==> flow/design.v <==
module rot_encoder
  #(parameter
    BAND_WIDTH = 32)
   (input logic                   sa,
    input logic                   sb,
    output logic [BAND_WIDTH-1:0] count,
    input logic                   clk,
    input logic                   rstn);
   logic [BAND_WIDTH-1:0]         count_r;
   logic [3:0]                    patern;
   logic [1:0]                    sa_q, sb_q;
   always_comb begin
      count  = count_r;
      patern = {sa_q[1], sb_q[1], sa_q[0], sb_q[0]};
   end
   always_ff @(posedge clk) begin
      if(!rstn) begin
         count_r <= 0;
         sa_q    <= 0;
         sb_q    <= 0;
      end
      else begin
         sa_q[1] <= sa_q[0];
         sb_q[1] <= sb_q[0];
         sa_q[0] <= sa;
         sb_q[0] <= sb;
         case(patern)
           4'b0010: count_r <= count_r + 1;
           4'b1011: count_r <= count_r + 1;
           4'b1101: count_r <= count_r + 1;
           4'b0100: count_r <= count_r + 1;
           4'b0001: count_r <= count_r - 1;
           4'b0111: count_r <= count_r - 1;
           4'b1110: count_r <= count_r - 1;
           4'b1000: count_r <= count_r - 1;
           default: count_r <= count_r;
         endcase
      end
   end
endmodule
module pwm_generator
  #(parameter
    BAND_WIDTH       = 32,
    PWM_PERIOD_CYCLE = 1000)
   (input logic [BAND_WIDTH-1:0] width,
    output logic                 pwm,
    input logic                  clk,
    input logic                  rstn);
   logic [BAND_WIDTH-1:0]        count_r;
   always_comb begin
      pwm = (count_r < width) ? 1 : 0;
   end
   always_ff @(posedge clk) begin
      if(!rstn) begin
         count_r <= 0;
      end
      else if(count_r < PWM_PERIOD_CYCLE) begin
         count_r <= count_r + 1;
      end
      else begin
         count_r <= 0;
      end
   end
endmodule
module p_controller
  #(parameter
    BAND_WIDTH         = 32,
    CLK_FREQ           = 100_000_000,
    ONE_ROTATION_PULSE = 630,  
    SAMPLING_RATE      = 100,  
    localparam
    PI_FIXED           = 804,  
    RESOLUTION         = 2 * PI_FIXED * SAMPLING_RATE / ONE_ROTATION_PULSE,
    UPDATE_INTERVAL    = CLK_FREQ / SAMPLING_RATE)
   (input  logic [31:0]           target_rot_v,
    input  logic [31:0]           p_gain,
    input  logic [31:0]           rot_cnt,
    output logic [BAND_WIDTH-1:0] pulse_width,
    input  logic                  clk,
    input  logic                  rstn);
   typedef enum logic [1:0] {STT_GET_ERROR,
                             STT_CALC_TERM,
                             STT_CALC_PULSE,
                             STT_WAIT} p_statetype;
   p_statetype  p_state;
   logic [31:0] cnt_r;
   logic        update_flag;
   logic [31:0] rot_cnt_r;
   logic signed [BAND_WIDTH*2-1:0] pulse_width_r, pulse_width_w;
   logic signed [BAND_WIDTH*2-1:0] rotate_samp_cnt_r;
   logic signed [BAND_WIDTH*2-1:0] error_w;
   logic signed [BAND_WIDTH*2-1:0] error_r, p_error_r;
   logic signed [BAND_WIDTH*2-1:0] p_term_r;
   logic signed [BAND_WIDTH*2-1:0] p_term_w;
   logic [31:0] p_gain_r;
   always_comb begin
      update_flag   = (cnt_r == UPDATE_INTERVAL) ? 1 : 0;
      error_w       = $signed(target_rot_v) - (rotate_samp_cnt_r * $signed(RESOLUTION));
      p_term_w      = ($signed(p_gain_r) * error_r);
      pulse_width_w = pulse_width_r + p_term_r;
      pulse_width   = pulse_width_r;
   end
   always_ff @(posedge clk) begin
      if(!rstn) begin
         p_state           <= STT_WAIT;
         cnt_r             <= 0;
         pulse_width_r     <= 0;
         rotate_samp_cnt_r <= 0;
         rot_cnt_r         <= 0;
         error_r           <= 0;
         p_error_r         <= 0;
         p_term_r          <= 0;
      end
      else begin
         p_gain_r <= p_gain;
         if(update_flag) begin
            cnt_r <= 0;
         end
         else begin
            cnt_r <= cnt_r + 1;
         end
         case(p_state)
           STT_GET_ERROR: begin
              p_error_r <= error_r;
              error_r   <= error_w;
              p_state <= STT_CALC_TERM;
           end
           STT_CALC_TERM: begin
              p_term_r <= p_term_w >>> 16;
              p_state  <= STT_CALC_PULSE;
           end
           STT_CALC_PULSE: begin
              pulse_width_r <= (target_rot_v != 0) ? pulse_width_w : 0;
              p_state       <= STT_WAIT;
           end
           STT_WAIT: begin
              if(update_flag) begin
                 rotate_samp_cnt_r <= $signed(rot_cnt) - $signed(rot_cnt_r);
                 rot_cnt_r         <= rot_cnt;
                 p_state           <= STT_GET_ERROR;
              end
           end
         endcase
      end
   end
endmodule
module motor_ctrl
  #(parameter
    CLK_FREQ = 100_000,
    localparam
    BAND_WIDTH         = 32,
    ONE_ROTATION_PULSE = 630,  
    SAMPLING_RATE      = 100,  
    PWM_PERIOD         = 40,   
    PWM_PERIOD_CYCLE   = (CLK_FREQ / 100_000) * PWM_PERIOD)
   (output logic                  pwm,
    output logic                  dir,
    output logic [BAND_WIDTH-1:0] pulse_width,
    output logic [BAND_WIDTH-1:0] rot_cnt,
    input  logic [31:0]           target_rot_v,
    input  logic [31:0]           p_gain,
    input  logic                  sa,
    input  logic                  sb,
    input  logic                  clk,
    input  logic                  rstn);
   logic [BAND_WIDTH-1:0] pwm_pulse_width;
   pwm_generator #(.BAND_WIDTH(BAND_WIDTH),
                   .PWM_PERIOD_CYCLE(PWM_PERIOD_CYCLE))
   pwm_gen_inst(.width(pwm_pulse_width),
                .pwm(pwm),
                .clk(clk),
                .rstn(rstn));
   rot_encoder #(.BAND_WIDTH(BAND_WIDTH))
   rot_encoder_inst(.sa(sa),
                    .sb(sb),
                    .count(rot_cnt),
                    .clk(clk),
                    .rstn(rstn));
   p_controller #(.BAND_WIDTH(BAND_WIDTH),
                  .CLK_FREQ(CLK_FREQ),
                  .ONE_ROTATION_PULSE(ONE_ROTATION_PULSE),
                  .SAMPLING_RATE(SAMPLING_RATE))
   p_ctrl_inst(.target_rot_v(target_rot_v),
               .p_gain(p_gain),
               .rot_cnt(rot_cnt),
               .pulse_width(pulse_width),
               .clk(clk),
               .rstn(rstn));
   always_comb begin
      dir             = pulse_width[31:31] ? 1'b1 : 1'b0;
      pwm_pulse_width = pulse_width[31:31] ? ~pulse_width : pulse_width;
   end
endmodule
Lab notebook: motor_ctrl

From RTL to reports: motor_ctrl --
Each step is given for the RTL above and for the edited RTL. Lines under "original" count in the file above, lines under "edited" in the edited file. "change" is "edited" less "original", of the values as shown. Operators: Yosys type, input widths -> output width; for muxes data width and select width s. Library cell names are shortened. A cell with n/a has no value.
Design: design top motor_ctrl, clock port clk, library sky130hd, corner tt_025C_1v80

Edit of the RTL --
Unified diff, file above to edited file. The edit is scripted: it alters the design's behaviour and was not made to optimise anything.
begin of diff
@@ -171,10 +171,14 @@
                 .clk(clk),
                 .rstn(rstn));
+   wire [BAND_WIDTH-1:0] rot_cnt_m, rot_cnt_s;
    rot_encoder #(.BAND_WIDTH(BAND_WIDTH))
    rot_encoder_inst(.sa(sa),
                     .sb(sb),
-                    .count(rot_cnt),
+                    .count(rot_cnt_m),
                     .clk(clk),
                     .rstn(rstn));
+   rot_encoder #(.BAND_WIDTH(BAND_WIDTH)) rot_encoder_inst_alt (.sa(~sa), .sb(sb), .count(rot_cnt_s),
+       .clk(clk), .rstn(rstn));
+   assign rot_cnt = rot_cnt_m ^ rot_cnt_s;
    p_controller #(.BAND_WIDTH(BAND_WIDTH),
                   .CLK_FREQ(CLK_FREQ),
end of diff

After elaboration --
Yosys after proc, flatten, opt, wreduce and memory -nomap, before mapping. Memory bits, and registers merged into a memory's read port (data or address), are not among the register bits. Print and check cells are not counted. Equal cells are merged and count once.
Operators by class:
- add/sub/neg operators | original 7, edited 9, change +2
- multiply operators | original 2, edited 2, change 0
- magnitude comparators | original 2, edited 2, change 0
- equal/unequal tests | original 13, edited 21, change +8
- muxes and demuxes | original 8, edited 9, change +1
- bitwise gates (word level) | original 2, edited 4, change +2
- reduce/logical cells | original 10, edited 13, change +3
Operator list:
- $eq 4x4->1 const B | original 4, edited 8, change +4
- $eq 4x3->1 const B | original 2, edited 4, change +2
- $reduce_or 4->1 | original 2, edited 4, change +2
- $add 32x1->32 const B | original 3, edited 4, change +1
- $eq 4x1->1 const B | original 1, edited 2, change +1
- $eq 4x2->1 const B | original 1, edited 2, change +1
- $not 1->1 | original 1, edited 2, change +1
- $pmux 32 s2 | original 1, edited 2, change +1
- $reduce_bool 2->1 | original 1, edited 2, change +1
- $sub 32x1->32 const B | original 1, edited 2, change +1
- $xor 32x32->32 | original 0, edited 1, change +1
- $mux 1 | original 3, edited 3, change 0
- $reduce_and 2->1 | original 3, edited 3, change 0
- $eq 2x2->1 const B | original 2, edited 2, change 0
- $add 64x48->64 | original 1, edited 1, change 0
- $eq 2x1->1 const B | original 1, edited 1, change 0
- $eq 32x10->1 const B | original 1, edited 1, change 0
- $logic_not 2->1 | original 1, edited 1, change 0
- $lt 32x32->1 | original 1, edited 1, change 0
- $lt 32x6->1 const B | original 1, edited 1, change 0
- $mul 32x64->64 | original 1, edited 1, change 0
- $mul 64x9->64 const B | original 1, edited 1, change 0
- $mux 2 | original 1, edited 1, change 0
- $mux 32 | original 1, edited 1, change 0
- $mux 64 | original 1, edited 1, change 0
- $ne 2x1->1 const B | original 1, edited 1, change 0
- $not 32->32 | original 1, edited 1, change 0
- $pmux 2 s4 | original 1, edited 1, change 0
Not every row of either side is listed.
Word-level totals:
- flip-flop bits (word level) | original 406, edited 440, change +34
- bits of input ports | original 68, edited 68, change 0
- output and inout port bits | original 66, edited 66, change 0
- elaborated cells | original 56, edited 75, change +19

Longest topological paths --
Yosys ltp: most cells in a row. Word level: on the elaborated netlist, between registers, memories and ports. Mapped: between sequential cells and ports; inverters and the memories' decode and read muxes count.
Depth:
- word-level depth | original 4, edited 4, change 0
- ABC_AREA | original 0, edited 0
- gate-level depth with buffers | original 29, edited 29, change 0
- gate-level depth less buffers | original 27, edited 27, change 0

Netlist --
Source: synth_stat.txt of the flow (Yosys; design flattened, memories mapped). It holds for the ABC_AREA given above (unset counts as 0); a run with the other value may have another netlist.
Synthesis totals:
- cell count | original 5969, edited 6292, change +323
- chip area (Yosys) (sq um) | original 54458.5, edited 57228.6, change +2770.1
- sequential part of the area (sq um) | original 6586.3, edited 7267.0, change +680.7
- flip-flop cells | original 313, edited 347, change +34
- buffers | original 280, edited 286, change +6
Cell types:
- nor2_1 | original 201, edited 258, change +57
- a21o_1 | original 73, edited 115, change +42
- xnor2_1 | original 175, edited 210, change +35
- a211oi_1 | original 33, edited 68, change +35
- dfxtp_1 | original 281, edited 315, change +34
- ha_1 | original 408, edited 439, change +31
- xor2_1 | original 88, edited 116, change +28
- a21oi_1 | original 227, edited 252, change +25
- nand2_1 | original 815, edited 806, change -9
- clkbuf_1 | original 259, edited 268, change +9
- inv_1 | original 1144, edited 1136, change -8
- nand2b_1 | original 30, edited 38, change +8
- or3_1 | original 13, edited 20, change +7
- o21bai_1 | original 22, edited 28, change +6
- a31oi_1 | original 14, edited 20, change +6
- nand3b_1 | original 11, edited 5, change -6
- and4_1 | original 10, edited 4, change -6
- a211o_1 | original 8, edited 14, change +6
Not every row of either side is listed. By module: a second synthesis without flattening, with its own total; a netlist apart from the flattened one above.
Second synthesis, totals:
- cells (unflattened synthesis) | original 6092, edited 6567, change +475
- area total of the unflattened synthesis (sq um) | original 55205.4, edited 58693.8, change +3488.4
Each row is one instance without its submodules.
By module, original:
- p_controller | times used 1, cells 5522, area 50355.8 sq um, seq. area 5225.0 sq um
- rot_encoder (BAND_WIDTH=32) | times used 1, cells 365, area 2910.3 sq um, seq. area 720.7 sq um
- pwm_generator | times used 1, cells 168, area 1585.3 sq um, seq. area 640.6 sq um
- motor_ctrl | times used 1, cells 37, area 354.1 sq um, seq. area 0.0 sq um
By module, edited:
- p_controller | times used 1, cells 5553, area 50517.2 sq um, seq. area 5225.0 sq um
- rot_encoder (BAND_WIDTH=32) | times used 2, cells 388, area 2976.6 sq um, seq. area 720.7 sq um
- pwm_generator | times used 1, cells 168, area 1585.3 sq um, seq. area 640.6 sq um
- motor_ctrl | times used 1, cells 70, area 638.1 sq um, seq. area 0.0 sq um

Worst setup path after synthesis --
OpenSTA on the mapped netlist: ideal clock, no wires. The path of least setup slack (recovery checks aside). Input and output delay are each 20% of the period. Register names are those of the netlist, which keeps one name where synthesis merged equal registers.
Path after synthesis:
- kind | original register -> register, edited register -> register
- start | original register p_ctrl_inst.p_gain_r[8], edited register p_ctrl_inst.p_gain_r[2]
- end | original register p_ctrl_inst.p_term_r[30], edited register p_ctrl_inst.p_term_r[15]
- clock period (ns) | original 10.0, edited 10.0, change 0.0
- library setup time (ns) | original 0.127, edited 0.116, change -0.011
- time at the first pin (ns) | original 0.000, edited 0.000, change 0.000
- data arrival time (ns) | original 7.115, edited 7.144, change +0.029
- data required time (ns) | original 9.873, edited 9.884, change +0.011
- slack (ns) | original 2.758, edited 2.740, change -0.018
- path delay (ns) | original 7.242, edited 7.260, change +0.018
- stages on the path | original 25, edited 24, change -1
- buffers on the path | original 2, edited 2, change 0
- synthesis period reached (ns) | original 7.242, edited 7.26, change +0.018
"path delay" is the arrival time less input delay plus setup time. "stages on the path": output pins that drive a net of the path, with the launching flip-flop's if there is one; two outputs of one cell count as two. "synthesis period reached" = period - worst setup slack (recovery checks aside). The figure is calculated, with input and output delays left at 20% of the set period. Between the ends stands the longest chain of elaborated cells between them, by number of cells; it is not shown to be the way that was timed. Of several equally long chains one is given. Each line given opens the expression or statement behind the cell; cells for indexed reads and writes are added by Yosys, which also makes memories of some case tables.
On the way, after synthesis, original: cell sequence edfxtp_1 > clkbuf_1 > clkbuf_1 > nand2_1 > fa_1 > fa_1 > fa_1 > fa_1 > inv_1 > fa_1 > fa_1 > fa_1 > fa_1 > ha_1 > a21o_1 > a21o_1 > a21oi_1 > o21ai_0 > a2111oi_0 > and3b_1 > o31a_2 > o21ai_2 > a221o_1 > nand4b_1 > o211ai_1, length of the longest elaborated chain 1, elaborated cells on any way between the ends 1, source lines of those cells 1, those cells by class 1 x mul
RTL lines, path after synthesis, original:
- start: declaration | line 95 | logic [31:0] p_gain_r;
- start: assignment | line 115 | p_gain_r <= p_gain;
- $mul 32x64->64 | line 99 | p_term_w      = ($signed(p_gain_r) * error_r);
- end: assignment | line 112 | p_term_r          <= 0;
- end: assignment | line 129 | p_term_r <= p_term_w >>> 16;
- end: declaration | line 93 | logic signed [BAND_WIDTH*2-1:0] p_term_r;
On the way, after synthesis, edited: cell sequence edfxtp_1 > clkbuf_1 > clkbuf_1 > nand2_1 > fa_1 > fa_1 > fa_1 > fa_1 > inv_1 > fa_1 > inv_1 > fa_1 > inv_1 > fa_1 > fa_1 > ha_1 > nand4_1 > or2_2 > o31ai_1 > a21boi_0 > o21bai_1 > a21oi_1 > mux2i_1 > a31o_2, length of the longest elaborated chain 1, elaborated cells on any way between the ends 1, source lines of those cells 1, those cells by class 1 x mul
RTL lines, path after synthesis, edited:
- start: declaration | line 95 | logic [31:0] p_gain_r;
- start: assignment | line 115 | p_gain_r <= p_gain;
- $mul 32x64->64 | line 99 | p_term_w      = ($signed(p_gain_r) * error_r);
- end: assignment | line 112 | p_term_r          <= 0;
- end: assignment | line 129 | p_term_r <= p_term_w >>> 16;
- end: declaration | line 93 | logic signed [BAND_WIDTH*2-1:0] p_term_r;

Path in the finished layout --
Path of least setup slack in the final report of each run of set A (OpenROAD, finished layout, wires in). Where an end is a register, its clock arrival counts in the times.
Path post-layout:
- kind | original register -> register, edited register -> register
- start | original register p_ctrl_inst.p_gain_r[6], edited register p_ctrl_inst.p_gain_r[2]
- end | original register p_ctrl_inst.p_term_r[24], edited register p_ctrl_inst.p_term_r[30]
- clock period (ns) | original 10.0, edited 10.0, change 0.0
- library setup time (ns) | original 0.11, edited 0.11, change 0.00
- time at the first pin (ns) | original 0.63, edited 0.62, change -0.01
- data arrival time (ns) | original 9.19, edited 8.71, change -0.48
- data required time (ns) | original 10.51, edited 10.50, change -0.01
- slack (ns) | original 1.32, edited 1.79, change +0.47
- stages on the path | original 27, edited 25, change -2
- buffers on the path | original 1, edited 1, change 0
Between the ends stands the longest chain of elaborated cells between them, by number of cells; it is not shown to be the way that was timed. Of several equally long chains one is given.
On the way, post-layout, original: cell sequence edfxtp_1 > buf_4 > nand2_1 > fa_1 > inv_1 > fa_1 > fa_1 > inv_1 > fa_1 > inv_1 > fa_1 > fa_1 > fa_1 > inv_1 > fa_1 > inv_1 > ha_1 > and2_1 > and3_1 > nand3_1 > a2111oi_1 > and3b_1 > o31ai_1 > a21oi_1 > nor2_1 > nor2_1 > a22o_1, length of the longest elaborated chain 1, elaborated cells on any way between the ends 1, source lines of those cells 1, those cells by class 1 x mul
RTL lines, path post-layout, original:
- start: declaration | line 95 | logic [31:0] p_gain_r;
- start: assignment | line 115 | p_gain_r <= p_gain;
- $mul 32x64->64 | line 99 | p_term_w      = ($signed(p_gain_r) * error_r);
- end: assignment | line 112 | p_term_r          <= 0;
- end: assignment | line 129 | p_term_r <= p_term_w >>> 16;
- end: declaration | line 93 | logic signed [BAND_WIDTH*2-1:0] p_term_r;
On the way, post-layout, edited: cell sequence edfxtp_1 > buf_4 > nand2_1 > fa_1 > fa_1 > fa_1 > fa_1 > inv_1 > fa_1 > fa_1 > fa_1 > inv_1 > fa_1 > inv_1 > ha_1 > nand4_1 > nor2_1 > nand2_1 > or2_2 > o22ai_1 > nor3_2 > o21ai_1 > a31oi_1 > and3_1 > a211o_1, length of the longest elaborated chain 1, elaborated cells on any way between the ends 1, source lines of those cells 1, those cells by class 1 x mul
RTL lines, path post-layout, edited:
- start: declaration | line 95 | logic [31:0] p_gain_r;
- start: assignment | line 115 | p_gain_r <= p_gain;
- $mul 32x64->64 | line 99 | p_term_w      = ($signed(p_gain_r) * error_r);
- end: assignment | line 112 | p_term_r          <= 0;
- end: assignment | line 129 | p_term_r <= p_term_w >>> 16;
- end: declaration | line 93 | logic signed [BAND_WIDTH*2-1:0] p_term_r;

Layout results --
Runs of the flow (Yosys, OpenROAD) on both versions; the two runs of a pair have the same settings. The constraints put input and output delay at 20% of the set period each and load the outputs with 0.01 pF.
Flow settings, set A: CORE_UTILIZATION 45, PLACE_DENSITY 0.6, period_ns 10.0, CAP_MARGIN 20, CORE_MARGIN 2, SLEW_MARGIN 20
Results, set A:
- Yosys chip area after synthesis (sq um) | original 54458.5, edited 57228.6, change +2770.1
- area inside the die boundary (sq um) | original 123816.0, edited 130043.0, change +6227.0
- post-layout utilization (%) | original 49.2, edited 49.2, change 0.0
- worst setup slack after layout (ns) | original 1.322, edited 1.793, change +0.471
- total negative slack on setup checks (ns) | original 0.000, edited 0.000, change 0.000
- post-route worst hold slack (ns) | original 0.452, edited 0.460, change +0.008
Flow settings, set B: ABC_AREA 1, CORE_MARGIN 2, CORE_UTILIZATION 56, CTS_CLUSTER_DIAMETER 28, GPL_TIMING_DRIVEN 1, MAX_ROUTING_LAYER met5, SETUP_SLACK_MARGIN -0.3, period_ns 10.8, CAP_MARGIN 20, SLEW_MARGIN 20
Results, set B:
- Yosys chip area after synthesis (sq um) | original 58401.0, edited 61620.3, change +3219.3
- area inside the die boundary (sq um) | original 106886.0, edited 112705.0, change +5819.0
- post-layout utilization (%) | original 62.8, edited 63.2, change +0.4
- worst setup slack after layout (ns) | original 2.510, edited 2.990, change +0.480
- total negative slack on setup checks (ns) | original 0.000, edited 0.000, change 0.000
- post-route worst hold slack (ns) | original 0.455, edited 0.443, change -0.012
